==> flow/design.v <==
module SizedFIFO(CLK, RST_N, D_IN, ENQ, FULL_N, D_OUT, DEQ, EMPTY_N, CLR);
   parameter               p1width = 1;  
   parameter               p2depth = 3;
   parameter               p3cntr_width = 1;  
   parameter               guarded = 1;
   localparam              p2depth2 = p2depth -2 ;
   input                   CLK;
   input                   RST_N;
   input                   CLR;
   input [p1width - 1 : 0] D_IN;
   input                   ENQ;
   input                   DEQ;
   output                  FULL_N;
   output                  EMPTY_N;
   output [p1width - 1 : 0] D_OUT;
   reg                      not_ring_full;
   reg                      ring_empty;
   reg [p3cntr_width-1 : 0] head;
   wire [p3cntr_width-1 : 0] next_head;
   reg [p3cntr_width-1 : 0]  tail;
   wire [p3cntr_width-1 : 0] next_tail;
   reg [p1width - 1 : 0]     arr[0: ((p2depth >= 2) ? (p2depth2) : 0)];
   reg [p1width - 1 : 0]     D_OUT;
   reg                       hasodata;
   wire [p3cntr_width-1:0]   depthLess2 = p2depth2[p3cntr_width-1:0] ;
   wire [p3cntr_width-1 : 0] incr_tail;
   wire [p3cntr_width-1 : 0] incr_head;
   assign                    incr_tail = tail + 1'b1 ;
   assign                    incr_head = head + 1'b1 ;
   assign    next_head = (head == depthLess2 ) ? {p3cntr_width{1'b0}} : incr_head ;
   assign    next_tail = (tail == depthLess2 ) ? {p3cntr_width{1'b0}} : incr_tail ;
   assign    EMPTY_N = hasodata;
   assign    FULL_N  = not_ring_full;
   always @(posedge CLK   )
     begin
        if (!RST_N)
          begin
             head <=  {p3cntr_width {1'b0}} ;
             tail <=  {p3cntr_width {1'b0}} ;
             ring_empty <=  1'b1;
             not_ring_full <=  1'b1;
             hasodata <=  1'b0;
          end  
        else
         begin
            if (!CLR && ENQ && ((DEQ && !ring_empty) || (!DEQ && hasodata && not_ring_full)))
              begin
                 arr[tail] <=  D_IN;
              end
            if (CLR)
              begin
                 head <=  {p3cntr_width {1'b0}} ;
                 tail <=  {p3cntr_width {1'b0}} ;
                 ring_empty <=  1'b1;
                 not_ring_full <=  1'b1;
                 hasodata <=  1'b0;
              end  
            else if (DEQ && ENQ )
              begin
                 if (ring_empty)
                   begin
                      D_OUT <=  D_IN;
                   end
                 else
                   begin
                      tail <=  next_tail;
                      D_OUT <=  arr[head];
                      head <=  next_head;
                   end
              end  
            else if ( DEQ )
              begin
                 if (ring_empty)
                   begin
                      hasodata <=  1'b0;
                   end
                 else
                   begin
                      D_OUT <=  arr[head];
                      head <=  next_head;
                      not_ring_full <=  1'b1;
                      ring_empty <=  next_head == tail ;
                   end
              end  
            else if (ENQ)
              begin
                 if (! hasodata)
                   begin
                      D_OUT <=  D_IN;
                      hasodata <=  1'b1;
                   end
                 else if ( not_ring_full )  
                   begin
                      tail <=  next_tail;
                      ring_empty <=  1'b0;
                      not_ring_full <=  ! (next_tail == head) ;
                   end
              end  
         end  
     end  
endmodule
module XbarArbiter(CLK, RST_N, raises, grant, valid);
    parameter N=4;
    input CLK;
    input RST_N;
    input [N-1:0] raises;
    output reg [N-1:0] grant;
    output reg valid;
    function [1:0] gen_grant_carry;
	input c, r, p;
	begin
	    gen_grant_carry[1] = ~r & (c | p);
	    gen_grant_carry[0] = r & (c | p);
	end
    endfunction
    reg [N-1:0] token;
    reg [N-1:0] granted_A;
    reg [N-1:0] granted_B;
    reg carry;
    reg [1:0] gc;
    integer i;
    always@(*) begin
	valid = 1'b0;
	grant = 0;
	carry = 0;
	granted_A = 0;
	granted_B = 0;
	for(i=0; i < N; i=i+1) begin
	    gc = gen_grant_carry(carry, raises[i], token[i]);
	    granted_A[i] = gc[0];
	    carry = gc[1];
	end
	for(i=0; i < N; i=i+1) begin
	    gc = gen_grant_carry(carry, raises[i], token[i]);
	    granted_B[i] = gc[0];
	    carry = gc[1];
	end
	for(i=0; i < N; i=i+1) begin
	    if(granted_A[i] | granted_B[i]) begin
		grant = 0;
		grant[i] = 1'b1;
		valid = 1'b1;
	    end
	end
    end
    always@(posedge CLK) begin
	if(RST_N) token <= {token[N-2:0], token[N-1]};
	else token <= 1;
    end
endmodule
module Xbar(CLK, RST_N,
	    i_valid,
	    i_prio,
	    i_tail,
	    i_dst,
	    i_vc,
	    i_data, 
	    o_valid,
	    o_prio,
	    o_tail,
	    o_dst,
	    o_vc,
	    o_data, 
 	    i_cred,
	    i_cred_valid,
	    o_cred_en
	    );
    parameter N		    = 8;
    parameter NUM_VCS	    = 2;
    parameter CUT	    = 2;
    parameter DATA	    = 32;
    parameter BUFFER_DEPTH  = 8;
    parameter LOG_N	    = (
	N <= 1 ? 0: 
	N <= 2 ? 1: 
	N <= 4 ? 2: 
	N <= 8 ? 3: 
	N <= 16 ? 4: 
	N <= 32 ? 5: 
	N <= 64 ? 6: 
	N <= 128 ? 7: 
	N <= 256 ? 8 : 
	N <= 512 ? 9 : 
	N <= 1024 ? 10 : 
	N <= 2048 ? 11 : 
	N <= 4096 ? 12 : 
	N <= 8192 ? 13 : 
	N <= 16384 ? 14 : -1);
    parameter VC	    = (
	NUM_VCS <= 1 ? 0: 
	NUM_VCS <= 2 ? 1: 
	NUM_VCS <= 4 ? 2: 
	NUM_VCS <= 8 ? 3: 
	NUM_VCS <= 16 ? 4: 
	NUM_VCS <= 32 ? 5: 
	NUM_VCS <= 64 ? 6: 
	NUM_VCS <= 128 ? 7: 
	NUM_VCS <= 256 ? 8 : 
	NUM_VCS <= 512 ? 9 : 
	NUM_VCS <= 1024 ? 10 : 
	NUM_VCS <= 2048 ? 11 : 
	NUM_VCS <= 4096 ? 12 : 
	NUM_VCS <= 8192 ? 13 : 
	NUM_VCS <= 16384 ? 14 : -1); 
    parameter DST	    = (
	N <= 1 ? 0: 
	N <= 2 ? 1: 
	N <= 4 ? 2: 
	N <= 8 ? 3: 
	N <= 16 ? 4: 
	N <= 32 ? 5: 
	N <= 64 ? 6: 
	N <= 128 ? 7: 
	N <= 256 ? 8 : 
	N <= 512 ? 9 : 
	N <= 1024 ? 10 : 
	N <= 2048 ? 11 : 
	N <= 4096 ? 12 : 
	N <= 8192 ? 13 : 
	N <= 16384 ? 14 : -1);
    parameter FLIT_WIDTH    = 1+1+DST+VC+DATA;
    parameter CRED_WIDTH    = (
	BUFFER_DEPTH <= 1 ? 0: 
	BUFFER_DEPTH <= 2 ? 1: 
	BUFFER_DEPTH <= 4 ? 2: 
	BUFFER_DEPTH <= 8 ? 3: 
	BUFFER_DEPTH <= 16 ? 4: 
	BUFFER_DEPTH <= 32 ? 5: 
	BUFFER_DEPTH <= 64 ? 6: 
	BUFFER_DEPTH <= 128 ? 7: 
	BUFFER_DEPTH <= 256 ? 8 : 
	BUFFER_DEPTH <= 512 ? 9 : 
	BUFFER_DEPTH <= 1024 ? 10 : 
	BUFFER_DEPTH <= 2048 ? 11 : 
	BUFFER_DEPTH <= 4096 ? 12 : 
	BUFFER_DEPTH <= 8192 ? 13 : 
	BUFFER_DEPTH <= 16384 ? 14 : -1) + 1;
    input CLK, RST_N;
    input [N-1:0]              i_valid;
    input [N-1:0]              i_prio; 
    input [N-1:0]              i_tail;
    input [N*DST-1:0]          i_dst; 
    input [N*VC-1:0]           i_vc;
    input [N*DATA-1:0]         i_data;
    wire [VC-1:0]              i_vc_arr [N-1:0];
    wire [N-1:0]               f_prio;
    wire [N-1:0]               f_tail;
    wire [DST-1:0]             f_dst [N-1:0];
    wire [VC-1:0]              f_vc [N-1:0];
    wire [DATA-1:0]            f_data [N-1:0];
    wire [N-1:0]               f_elig;
    wire [DST*N-1:0]	       f_dst_flat;
    wire [VC*N-1:0]            f_vc_flat;
    wire [DATA*N-1:0]          f_data_flat;
    output reg [N-1:0]         o_valid;
    output reg [N-1:0]         o_prio;
    output reg [N-1:0]         o_tail;
    output [N*DST-1:0]         o_dst;
    output [N*VC-1:0]          o_vc;
    output [N*DATA-1:0]        o_data;
    reg [DST-1:0]              o_dst_arr [N-1:0];
    reg [VC-1:0]               o_vc_arr [N-1:0];
    reg [DATA-1:0]             o_data_arr [N-1:0];
    output [N*VC-1:0]          i_cred;  
    output reg [N-1:0]         i_cred_valid;  
    reg [VC-1:0]               i_cred_arr [N-1:0];
    input [N-1:0]              o_cred_en;
    wire [N-1:0]               grants [N-1:0];
    wire [N-1:0]               grant_valids;
    reg [N-1:0]                deq_en;
    reg [CRED_WIDTH-1:0]       creds_left [N-1:0];
    genvar i, o, k;
    integer in,out;
    generate
	for(o=0; o < N; o=o+1) begin: arbiters
	    wire [N-1:0] raises;
	    for(k=0; k < N; k=k+1) begin: raisewires
		assign raises[k] = (f_dst[k] == o) && f_elig[k];
	    end
	    XbarArbiter#(.N(N)) arbiter(.CLK(CLK), 
					.RST_N(RST_N),
					.raises(raises),
					.valid(grant_valids[o]),
					.grant(grants[o]));  
	end
    endgenerate
    always@(posedge CLK) begin
	if(RST_N) begin
	    for(in=0; in < N; in=in+1) begin
		if(i_valid[in])
		    i_cred_arr[in] <= i_vc_arr[in];
	    end
	end
	else begin
	    for(in=0; in < N; in=in+1) begin
		i_cred_arr[in]<='hx;
	    end
	end
    end
    for(i=0; i < N; i=i+1) begin: assign_arr
	assign i_vc_arr[i] = i_vc[(i+1)*VC-1:i*VC];
        assign i_cred[(i+1)*VC-1:i*VC] = i_cred_arr[i];
        assign o_dst[(i+1)*DST-1:i*DST] = o_dst_arr[i];
	assign o_vc[(i+1)*VC-1:i*VC] = o_vc_arr[i];
	assign o_data[(i+1)*DATA-1:i*DATA] = o_data_arr[i]; 
    end
    always@(*) begin
	for(in=0; in < N; in=in+1) begin: deqwires
	    deq_en[in] = 1'b0;
	    i_cred_valid[in] = 1'b0;
	    for(out=0; out < N; out=out+1) begin: outer
		if(grant_valids[out] && (grants[out][in] == 1'b1) && (creds_left[out] != 0)) begin
		    deq_en[in] = 1'b1;
		    i_cred_valid[in] = 1'b1;
		end
	    end
	end
    end
    for(i=0; i < N; i=i+1) begin
	assign f_dst_flat[(i+1)*DST-1:i*DST] = f_dst[i];
	assign f_vc_flat[(i+1)*VC-1:i*VC] = f_vc[i];
	assign f_data_flat[(i+1)*DATA-1:i*DATA] = f_data[i];
    end
    for(i=0; i < N; i=i+1) begin: steerwires
	always@(grant_valids[i] or grants[i] or creds_left[i] or f_prio or f_tail or f_dst_flat or f_vc_flat or f_data_flat) begin
	    o_valid[i] = 1'b0;
	    o_prio[i] = 'hx;
	    o_tail[i] = 'hx;
	    o_dst_arr[i] = 'hx;
	    o_vc_arr[i] = 'hx;
	    o_data_arr[i] = 'hx;
	    for(in=0; in < N; in=in+1) begin: innersteer
		if(grant_valids[i] && (grants[i][in] == 1'b1) && (creds_left[i] != 0)) begin
		    o_valid[i] = 1'b1;
		    o_prio[i] = f_prio[in];
		    o_tail[i] = f_tail[in];
		    o_dst_arr[i]  = f_dst[in];
		    o_vc_arr[i]   = f_vc[in];
		    o_data_arr[i] = f_data[in];
		end
	    end
	end
    end
    for(o=0; o < N; o=o+1) begin: output_credits
	always@(posedge CLK) begin
	    if(RST_N) begin
		if((o_cred_en[o] == 1'b0) && (o_valid[o] == 1'b1))
		    creds_left[o] <= creds_left[o] - 1;
		else if((o_cred_en[o] == 1'b1) && (o_valid[o] == 1'b0))
		    creds_left[o] <= creds_left[o] + 1;
	    end
	    else begin
		creds_left[o] <= BUFFER_DEPTH;
	    end
	end
    end
    generate
	for(i=0; i < N; i=i+1) begin: ififos
	    SizedFIFO#(.p1width(FLIT_WIDTH), .p2depth(BUFFER_DEPTH), .p3cntr_width((
	BUFFER_DEPTH <= 1 ? 0: 
	BUFFER_DEPTH <= 2 ? 1: 
	BUFFER_DEPTH <= 4 ? 2: 
	BUFFER_DEPTH <= 8 ? 3: 
	BUFFER_DEPTH <= 16 ? 4: 
	BUFFER_DEPTH <= 32 ? 5: 
	BUFFER_DEPTH <= 64 ? 6: 
	BUFFER_DEPTH <= 128 ? 7: 
	BUFFER_DEPTH <= 256 ? 8 : 
	BUFFER_DEPTH <= 512 ? 9 : 
	BUFFER_DEPTH <= 1024 ? 10 : 
	BUFFER_DEPTH <= 2048 ? 11 : 
	BUFFER_DEPTH <= 4096 ? 12 : 
	BUFFER_DEPTH <= 8192 ? 13 : 
	BUFFER_DEPTH <= 16384 ? 14 : -1))) inQ
		       (.CLK(CLK), 
			.RST_N(RST_N), 
			.D_IN({i_prio[i], i_tail[i], i_dst[(i+1)*DST-1:i*DST], i_vc[(i+1)*VC-1:i*VC], i_data[(i+1)*DATA-1:i*DATA]}),
			.ENQ(i_valid[i]),
			.D_OUT({f_prio[i], f_tail[i], f_dst[i], f_vc[i], f_data[i]}),
			.DEQ(deq_en[i]),
			.EMPTY_N(f_elig[i]),
			.FULL_N(),  
			.CLR(1'b0)  
		      );
	end
    endgenerate
endmodule
## Step by step through the tools: Xbar

Tool output for the design above, in the order of the flow.
Lines are those of the file above, counted from 1.
Cell names lack the library's common part.
A cell with - has no value.

| inputs | value |
|---|---|
| top module | Xbar |
| clock | CLK |
| cell library | sky130hd |
| timing corner | tt_025C_1v80 |

## Word-level counts

Yosys after proc, flatten, opt, wreduce and memory -nomap, before mapping. Print and check cells are not counted. Equal cells are merged and count once.
Memory sizes are those after Yosys's memory passes, which may raise the word count (mostly to a power of two), join words into wider ones and drop unused or constant bits.

| storage and ports | value |
|---|---|
| bits in registers | 480 |
| memories | 8 |
| output and inout port bits | 328 |
| input bits | 322 |
| bits in writable memories | 2128 |
| clocked read ports x word width | 304 |

| operators by class | value |
|---|---|
| add/subtract/negate cells | 32 |
| multiplexer cells | 959 |
| equality and inequality tests | 144 |
| bitwise operators | 520 |
| reductions and logical operators | 408 |

Memory list:

| memory | depth | bits a word | read ports | wr ports | RTL line | source |
|---|---|---|---|---|---|---|
| ififos[0].inQ.arr | 7 | 38 | 1 | 1 | 22 | `reg [p1width - 1 : 0]     arr[0: ((p2depth >= 2) ? (p2depth2) : 0)];` |
| ififos[1].inQ.arr | 7 | 38 | 1 | 1 | 22 |  |
| ififos[2].inQ.arr | 7 | 38 | 1 | 1 | 22 |  |
| ififos[3].inQ.arr | 7 | 38 | 1 | 1 | 22 |  |
| ififos[4].inQ.arr | 7 | 38 | 1 | 1 | 22 |  |
| ififos[5].inQ.arr | 7 | 38 | 1 | 1 | 22 |  |

Further memories, not shown: 2.

Operators with widths:

| operator | number |
|---|---|
| 38-bit 2-to-1 mux | 64 |
| 32-bit 2-to-1 mux | 64 |
| 1-bit 2-to-1 mux | 583 |
| 3-bit 2-to-1 mux | 192 |
| 1-bit bitwise AND | 248 |
| 1-bit logical AND | 248 |
| 1-bit OR | 184 |
| 3-bit == test (second input constant) | 48 |
| 2-bit nonzero test | 64 |
| 4-bit AND reduction | 24 |
| 4-bit 2-to-1 mux | 24 |
| 1-bit NOT | 88 |
| 2-bit != test (second input constant) | 32 |
| 7-bit 2-to-1 mux | 8 |
| 3-bit by 1-bit adder with 3-bit output (second input constant) | 16 |
| 3-bit by 2-bit == test with 1-bit output (second input constant) | 16 |
| 3-bit == test | 16 |
| 6-bit 2-to-1 mux | 8 |
| 5-bit AND reduction | 8 |
| 5-bit 2-to-1 mux | 8 |
| 4-bit by 1-bit adder with 4-bit output (second input constant) | 8 |
| 4-bit by 1-bit subtractor with 4-bit output (second input constant) | 8 |
| 4-bit nonzero test | 8 |
| 1-bit logical NOT | 24 |
| 3-bit by 1-bit == test with 1-bit output (second input constant) | 8 |
| 3-bit by 2-bit != test with 1-bit output (second input constant) | 8 |
| 3-bit != test (second input constant) | 8 |
| 3-bit logical NOT | 8 |

Not listed: further kinds 5, cells in them 40.

## Longest topological paths

Depth = most cells in a row (Yosys ltp): at word level without a register or memory, in the mapped netlist without a sequential cell, where the memories' decode and read muxes count.

| logic depth | value |
|---|---|
| depth after elaboration | 53 |
| ABC_AREA | 0 |
| gate-level depth with buffers | 20 |
| depth with buffers taken out | 18 |

## Synthesis result

The flow's flattened synthesis, as Yosys stat reports it; memories are mapped. The netlist is that of the ABC_AREA named above (0 if unset); the other value can give another one.

Cells by type:

| cell type | number | total area (µm²) |
|---|---|---|
| edfxtp_1 | 2440 | 7.33E+04 |
| mux2i_1 | 788 | 7.89E+03 |
| mux4_2 | 304 | 6.85E+03 |
| dfxtp_1 | 192 | 3.84E+03 |
| o21ai_0 | 749 | 3.75E+03 |
| mux2_2 | 312 | 3513.37 |
| nand2_1 | 816 | 3.06E+03 |
| clkbuf_1 | 761 | 2856.49 |
| a21oi_1 | 391 | 1.96E+03 |
| nor2_1 | 520 | 1.95E+03 |
| a222oi_1 | 194 | 1.94E+03 |
| a211oi_1 | 140 | 1.05E+03 |
| o211ai_1 | 139 | 1.04E+03 |
| a22oi_1 | 113 | 848.314 |
| a31oi_1 | 85 | 531.76 |
| buf_1 | 140 | 525.504 |
| o22ai_1 | 80 | 500.48 |
| inv_1 | 132 | 495.475 |

Other cell types: 77; their cells: 921.

| synthesis totals | value |
|---|---|
| flip-flop cells | 2632 |
| synthesis area | 0.1230655 mm² |
| buffers | 961 |
| cells in the netlist | 9217 |

By module: a second synthesis without flattening, with its own total; a netlist apart from the flattened one above.

| unflattened totals | value |
|---|---|
| cells (unflattened synthesis) | 11420 |
| area (unflattened synthesis) | 0.1354774 mm² |

Rows give one instance, submodules left out.

Modules:

| module | seq. area (mm²) | area (mm²) | cells | times used |
|---|---|---|---|---|
| SizedFIFO | 0.009369 | 0.0126221 | 716 | 8 |
| Xbar | 0.0008808 | 0.0292656 | 5044 | 1 |
| XbarArbiter #(N=8) | 0.0001602 | 0.0006544 | 81 | 8 |

## Path before layout

OpenSTA on the mapped netlist: ideal clock, no wires. The path of least setup slack (recovery checks aside). Input and output delay are each 20% of the period. Register names are those of the netlist, which keeps one name where synthesis merged equal registers.

| timing path post-synthesis | value |
|---|---|
| path kind | register to register |
| from | register ififos[4].inQ.D_OUT[33] |
| to | memory ififos[3].inQ.arr[0][0] |
| launch time at the first pin | 0.000 ns |
| data arrival time | 7.707 ns |
| path delay | 8.249 ns |
| path slack | -0.248 ns |
| clock period | 8.0 ns |
| setup time | 0.542 ns |
| data required time | 7.458 ns |
| buffers on the path | 3 |
| stages on the path | 16 |
| synthesis period reached | 8.248 ns |

"path delay" is the arrival time less input delay plus setup time.
"stages on the path" counts driving pins, that of a launching flip-flop among them; a cell with two outputs on the path counts twice.
"synthesis period reached" is the clock period less the worst setup slack; recovery checks do not enter. This is arithmetic on one report: input and output delays are still those of the set period (20% each).
Between the ends stands the longest chain of elaborated cells between them, by number of cells; it is not shown to be the way that was timed. Of several equally long chains one is given.
A line is the first line of the expression or statement that the cell stems from. Yosys adds cells for indexed reads and writes and turns some case tables into memories.
A register here has more assigning lines than the two given.
Only ways into the end's enable, where the timed path ends, are counted here.

| on the way, post-synthesis | value |
|---|---|
| cells stage by stage | edfxtp_1 or4b_1 buf_2 a21o_1 a2111o_1 a311o_1 o21ai_0 nand3_1 nor2b_1 nor3b_1 and4b_1 buf_2 inv_1 buf_2 mux2_2 nor4b_1 |
| length of the longest elaborated chain | 45 |

Ends and longest elaborated chain, post-synthesis:

| what | RTL line | source |
|---|---|---|
| from (decl) | 15 | `output [p1width - 1 : 0] D_OUT;` |
| from (assign) | 67 | `D_OUT <=  arr[head];` |
| from (assign) | 79 | `D_OUT <=  arr[head];` |
| 3-bit logical NOT | 278 | `assign raises[k] = (f_dst[k] == o) && f_elig[k];` |
| 1-bit logical AND | 278 |  |
| 1-bit NOT | 112 | `gen_grant_carry[1] = ~r & (c \| p);` |
| 1-bit bitwise AND | 112 |  |
| 1-bit OR | 112 |  |
| 1-bit bitwise AND | 112 |  |
| 1-bit OR | 112 |  |
| [... 23 more ...] | - |  |
| 1-bit 2-to-1 mux x8 | 312 | `if(grant_valids[out] && (grants[out][in] == 1'b1) && (creds_left[out] != 0)) begin` |
| 1-bit logical NOT | 46 | `if (!CLR && ENQ && ((DEQ && !ring_empty) \|\| (!DEQ && hasodata && not_ring_full)))` |
| 1-bit logical AND x2 | 46 |  |
| 1-bit logical OR | 46 |  |
| 1-bit logical AND | 46 |  |
| 3-bit 2-to-1 mux | 46 |  |
| 3-bit 2-to-1 mux | 36 | `if (!RST_N)` |
| to (decl) | 22 | `reg [p1width - 1 : 0]     arr[0: ((p2depth >= 2) ? (p2depth2) : 0)];` |

## Path in the finished layout

Path of least setup slack in the final report of flow run A (OpenROAD, finished layout, wires in). Where an end is a register, its clock arrival counts in the times.

| timing path post-layout | value |
|---|---|
| path kind | register to output |
| from | register ififos[0].inQ.D_OUT[35] |
| to | output o_data[173] |
| external output delay | 1.60 ns |
| clock period | 8.0 ns |
| data required time | 6.40 ns |
| data arrival time | 6.54 ns |
| stages on the path | 15 |
| launch time at the first pin | 1.00 ns |
| path slack | -0.14 ns |
| buffers on the path | 4 |

Between the ends stands the longest chain of elaborated cells between them, by number of cells; it is not shown to be the way that was timed. Of several equally long chains one is given.
A register here has more assigning lines than the two given.

| on the way, post-layout | value |
|---|---|
| cells stage by stage | edfxtp_1 clkbuf_4 nand4b_1 o211ai_1 a2111oi_0 or3b_2 nand3b_1 a211oi_1 clkbuf_8 buf_4 mux2i_1 a211oi_1 a21oi_1 o211ai_1 dlygate4sd2_1 |
| length of the longest elaborated chain | 46 |

Ends and longest elaborated chain, post-layout:

| what | RTL line | source |
|---|---|---|
| from (decl) | 15 | `output [p1width - 1 : 0] D_OUT;` |
| from (assign) | 67 | `D_OUT <=  arr[head];` |
| from (assign) | 79 | `D_OUT <=  arr[head];` |
| 3-bit == test | 278 | `assign raises[k] = (f_dst[k] == o) && f_elig[k];` |
| 1-bit logical AND | 278 |  |
| 1-bit NOT | 112 | `gen_grant_carry[1] = ~r & (c \| p);` |
| 1-bit bitwise AND | 112 |  |
| 1-bit OR | 112 |  |
| 1-bit bitwise AND | 112 |  |
| 1-bit OR | 112 |  |
| [... 24 more ...] | - |  |
| 1-bit bitwise AND | 112 |  |
| 1-bit OR | 113 | `gen_grant_carry[0] = r & (c \| p);` |
| 1-bit bitwise AND | 113 |  |
| 1-bit OR | 139 | `if(granted_A[i] \| granted_B[i]) begin` |
| 1-bit 2-to-1 mux | 139 |  |
| 1-bit logical AND x2 | 333 | `if(grant_valids[i] && (grants[i][in] == 1'b1) && (creds_left[i] != 0)) begin` |
| 32-bit 2-to-1 mux x8 | 333 |  |
| to (decl) | 260 | `output [N*DATA-1:0]        o_data;` |

Add stored flow runs of Xbar

Measured data: module Xbar, platform sky130hd, 3 stored runs of the flow under differing settings, order arbitrary. Input and output delays are each 20% of the period that was set; the output load is 0.01 pF.
"achieved period" means the clock period less the worst setup slack. The figure is calculated, with input and output delays left at 20% of the set period.
By "time used up by the worst setup path" is meant the share of the clock period that the worst setup path is allowed (20% is reserved at inputs, 20% at outputs), minus its slack. Clock arrival times at its registers enter into it.
"total power after layout" is the tool's figure for a default switching activity; nothing was simulated.

## Flow run A

==> flow/run.sh <==
#!/bin/bash
# the make line also repeats the synthesis and layout settings of config.mk as NAME=value (left out here)
make -C /OpenROAD-flow-scripts/flow DESIGN_CONFIG=/design/flow/config.mk WORK_HOME=/design/flow/orfs CLKGATE_MAP_FILE= finish
==> flow/config.mk <==
export PLATFORM = sky130hd
export DESIGN_NAME = Xbar
export DESIGN_NICKNAME = Xbar
export VERILOG_FILES = /design/flow/design.v
export SDC_FILE = /design/flow/constraint.sdc
export NUM_CORES = 4
export LEC_CHECK = 0
export CAP_MARGIN = 0
export CELL_PAD_IN_SITES_DETAIL_PLACEMENT = 1
export CORE_ASPECT_RATIO = 1.1
export CORE_MARGIN = 2
export CORE_UTILIZATION = 18
export GPL_TIMING_DRIVEN = 0
export SETUP_SLACK_MARGIN = -0.04
export SLEW_MARGIN = 20
==> flow/constraint.sdc <==
create_clock -name core_clock -period 8.0 [get_ports {CLK}]
set_input_delay 1.6000 -clock core_clock [delete_from_list [all_inputs] [get_ports {CLK}]]
set_output_delay 1.6000 -clock core_clock [all_outputs]
set_load 0.01 [all_outputs]

| result of flow run A | value |
|---|---|
| Yosys chip area after synthesis | 0.1230655 mm² |
| full die area | 0.690337 mm² |
| standard-cell area after layout | 0.157716 mm² |
| utilization after layout | 23.1 % |
| setup slack of the worst path | -0.140 ns |
| setup total negative slack | -0.614 ns |
| worst hold slack | 0.439 ns |
| total power after layout | 37573 µW |
| achieved period | 8.140 ns |
| time used up by the worst setup path | 6.54 ns |
| worst setup path type | register to output |

## Flow run B

==> flow/run.sh <==
#!/bin/bash
# the make line also repeats the synthesis and layout settings of config.mk as NAME=value (left out here)
make -C /OpenROAD-flow-scripts/flow DESIGN_CONFIG=/design/flow/config.mk WORK_HOME=/design/flow/orfs CLKGATE_MAP_FILE= finish
==> flow/config.mk <==
export PLATFORM = sky130hd
export DESIGN_NAME = Xbar
export DESIGN_NICKNAME = Xbar
export VERILOG_FILES = /design/flow/design.v
export SDC_FILE = /design/flow/constraint.sdc
export NUM_CORES = 4
export LEC_CHECK = 0
export CAP_MARGIN = 0
export CORE_MARGIN = 2
export CORE_UTILIZATION = 18
export GPL_TIMING_DRIVEN = 0
export SETUP_SLACK_MARGIN = -0.04
export SLEW_MARGIN = 20
==> flow/constraint.sdc <==
create_clock -name core_clock -period 8.0 [get_ports {CLK}]
set_input_delay 1.6000 -clock core_clock [delete_from_list [all_inputs] [get_ports {CLK}]]
set_output_delay 1.6000 -clock core_clock [all_outputs]
set_load 0.01 [all_outputs]

| result of flow run B | value |
|---|---|
| Yosys chip area after synthesis | 0.1230655 mm² |
| full die area | 0.690328 mm² |
| standard-cell area after layout | 0.157495 mm² |
| utilization after layout | 23.1 % |
| setup slack of the worst path | -0.129 ns |
| setup total negative slack | -1.827 ns |
| worst hold slack | 0.440 ns |
| total power after layout | 37853 µW |
| achieved period | 8.129 ns |
| time used up by the worst setup path | 6.53 ns |
| worst setup path type | register to output |

## Flow run C

==> flow/run.sh <==
#!/bin/bash
# the make line also repeats the synthesis and layout settings of config.mk as NAME=value (left out here)
make -C /OpenROAD-flow-scripts/flow DESIGN_CONFIG=/design/flow/config.mk WORK_HOME=/design/flow/orfs CLKGATE_MAP_FILE= finish
==> flow/config.mk <==
export PLATFORM = sky130hd
export DESIGN_NAME = Xbar
export DESIGN_NICKNAME = Xbar
export VERILOG_FILES = /design/flow/design.v
export SDC_FILE = /design/flow/constraint.sdc
export NUM_CORES = 4
export LEC_CHECK = 0
export CAP_MARGIN = 0
export CELL_PAD_IN_SITES_DETAIL_PLACEMENT = 1
export CORE_ASPECT_RATIO = 1.15
export CORE_MARGIN = 2
export CORE_UTILIZATION = 18
export CTS_CLUSTER_DIAMETER = 135
export GPL_TIMING_DRIVEN = 0
export PLACE_DENSITY_LB_ADDON = 0.04
export SETUP_SLACK_MARGIN = -0.04
export SLEW_MARGIN = 10
==> flow/constraint.sdc <==
create_clock -name core_clock -period 6.76 [get_ports {CLK}]
set_input_delay 1.3520 -clock core_clock [delete_from_list [all_inputs] [get_ports {CLK}]]
set_output_delay 1.3520 -clock core_clock [all_outputs]
set_load 0.01 [all_outputs]

| result of flow run C | value |
|---|---|
| Yosys chip area after synthesis | 0.1230655 mm² |
| full die area | 0.690341 mm² |
| standard-cell area after layout | 0.164441 mm² |
| utilization after layout | 24.1 % |
| setup slack of the worst path | -0.418 ns |
| setup total negative slack | -8.024 ns |
| worst hold slack | 0.434 ns |
| total power after layout | 48407 µW |
| achieved period | 7.178 ns |
| time used up by the worst setup path | 5.83 ns |
| worst setup path type | register to output |
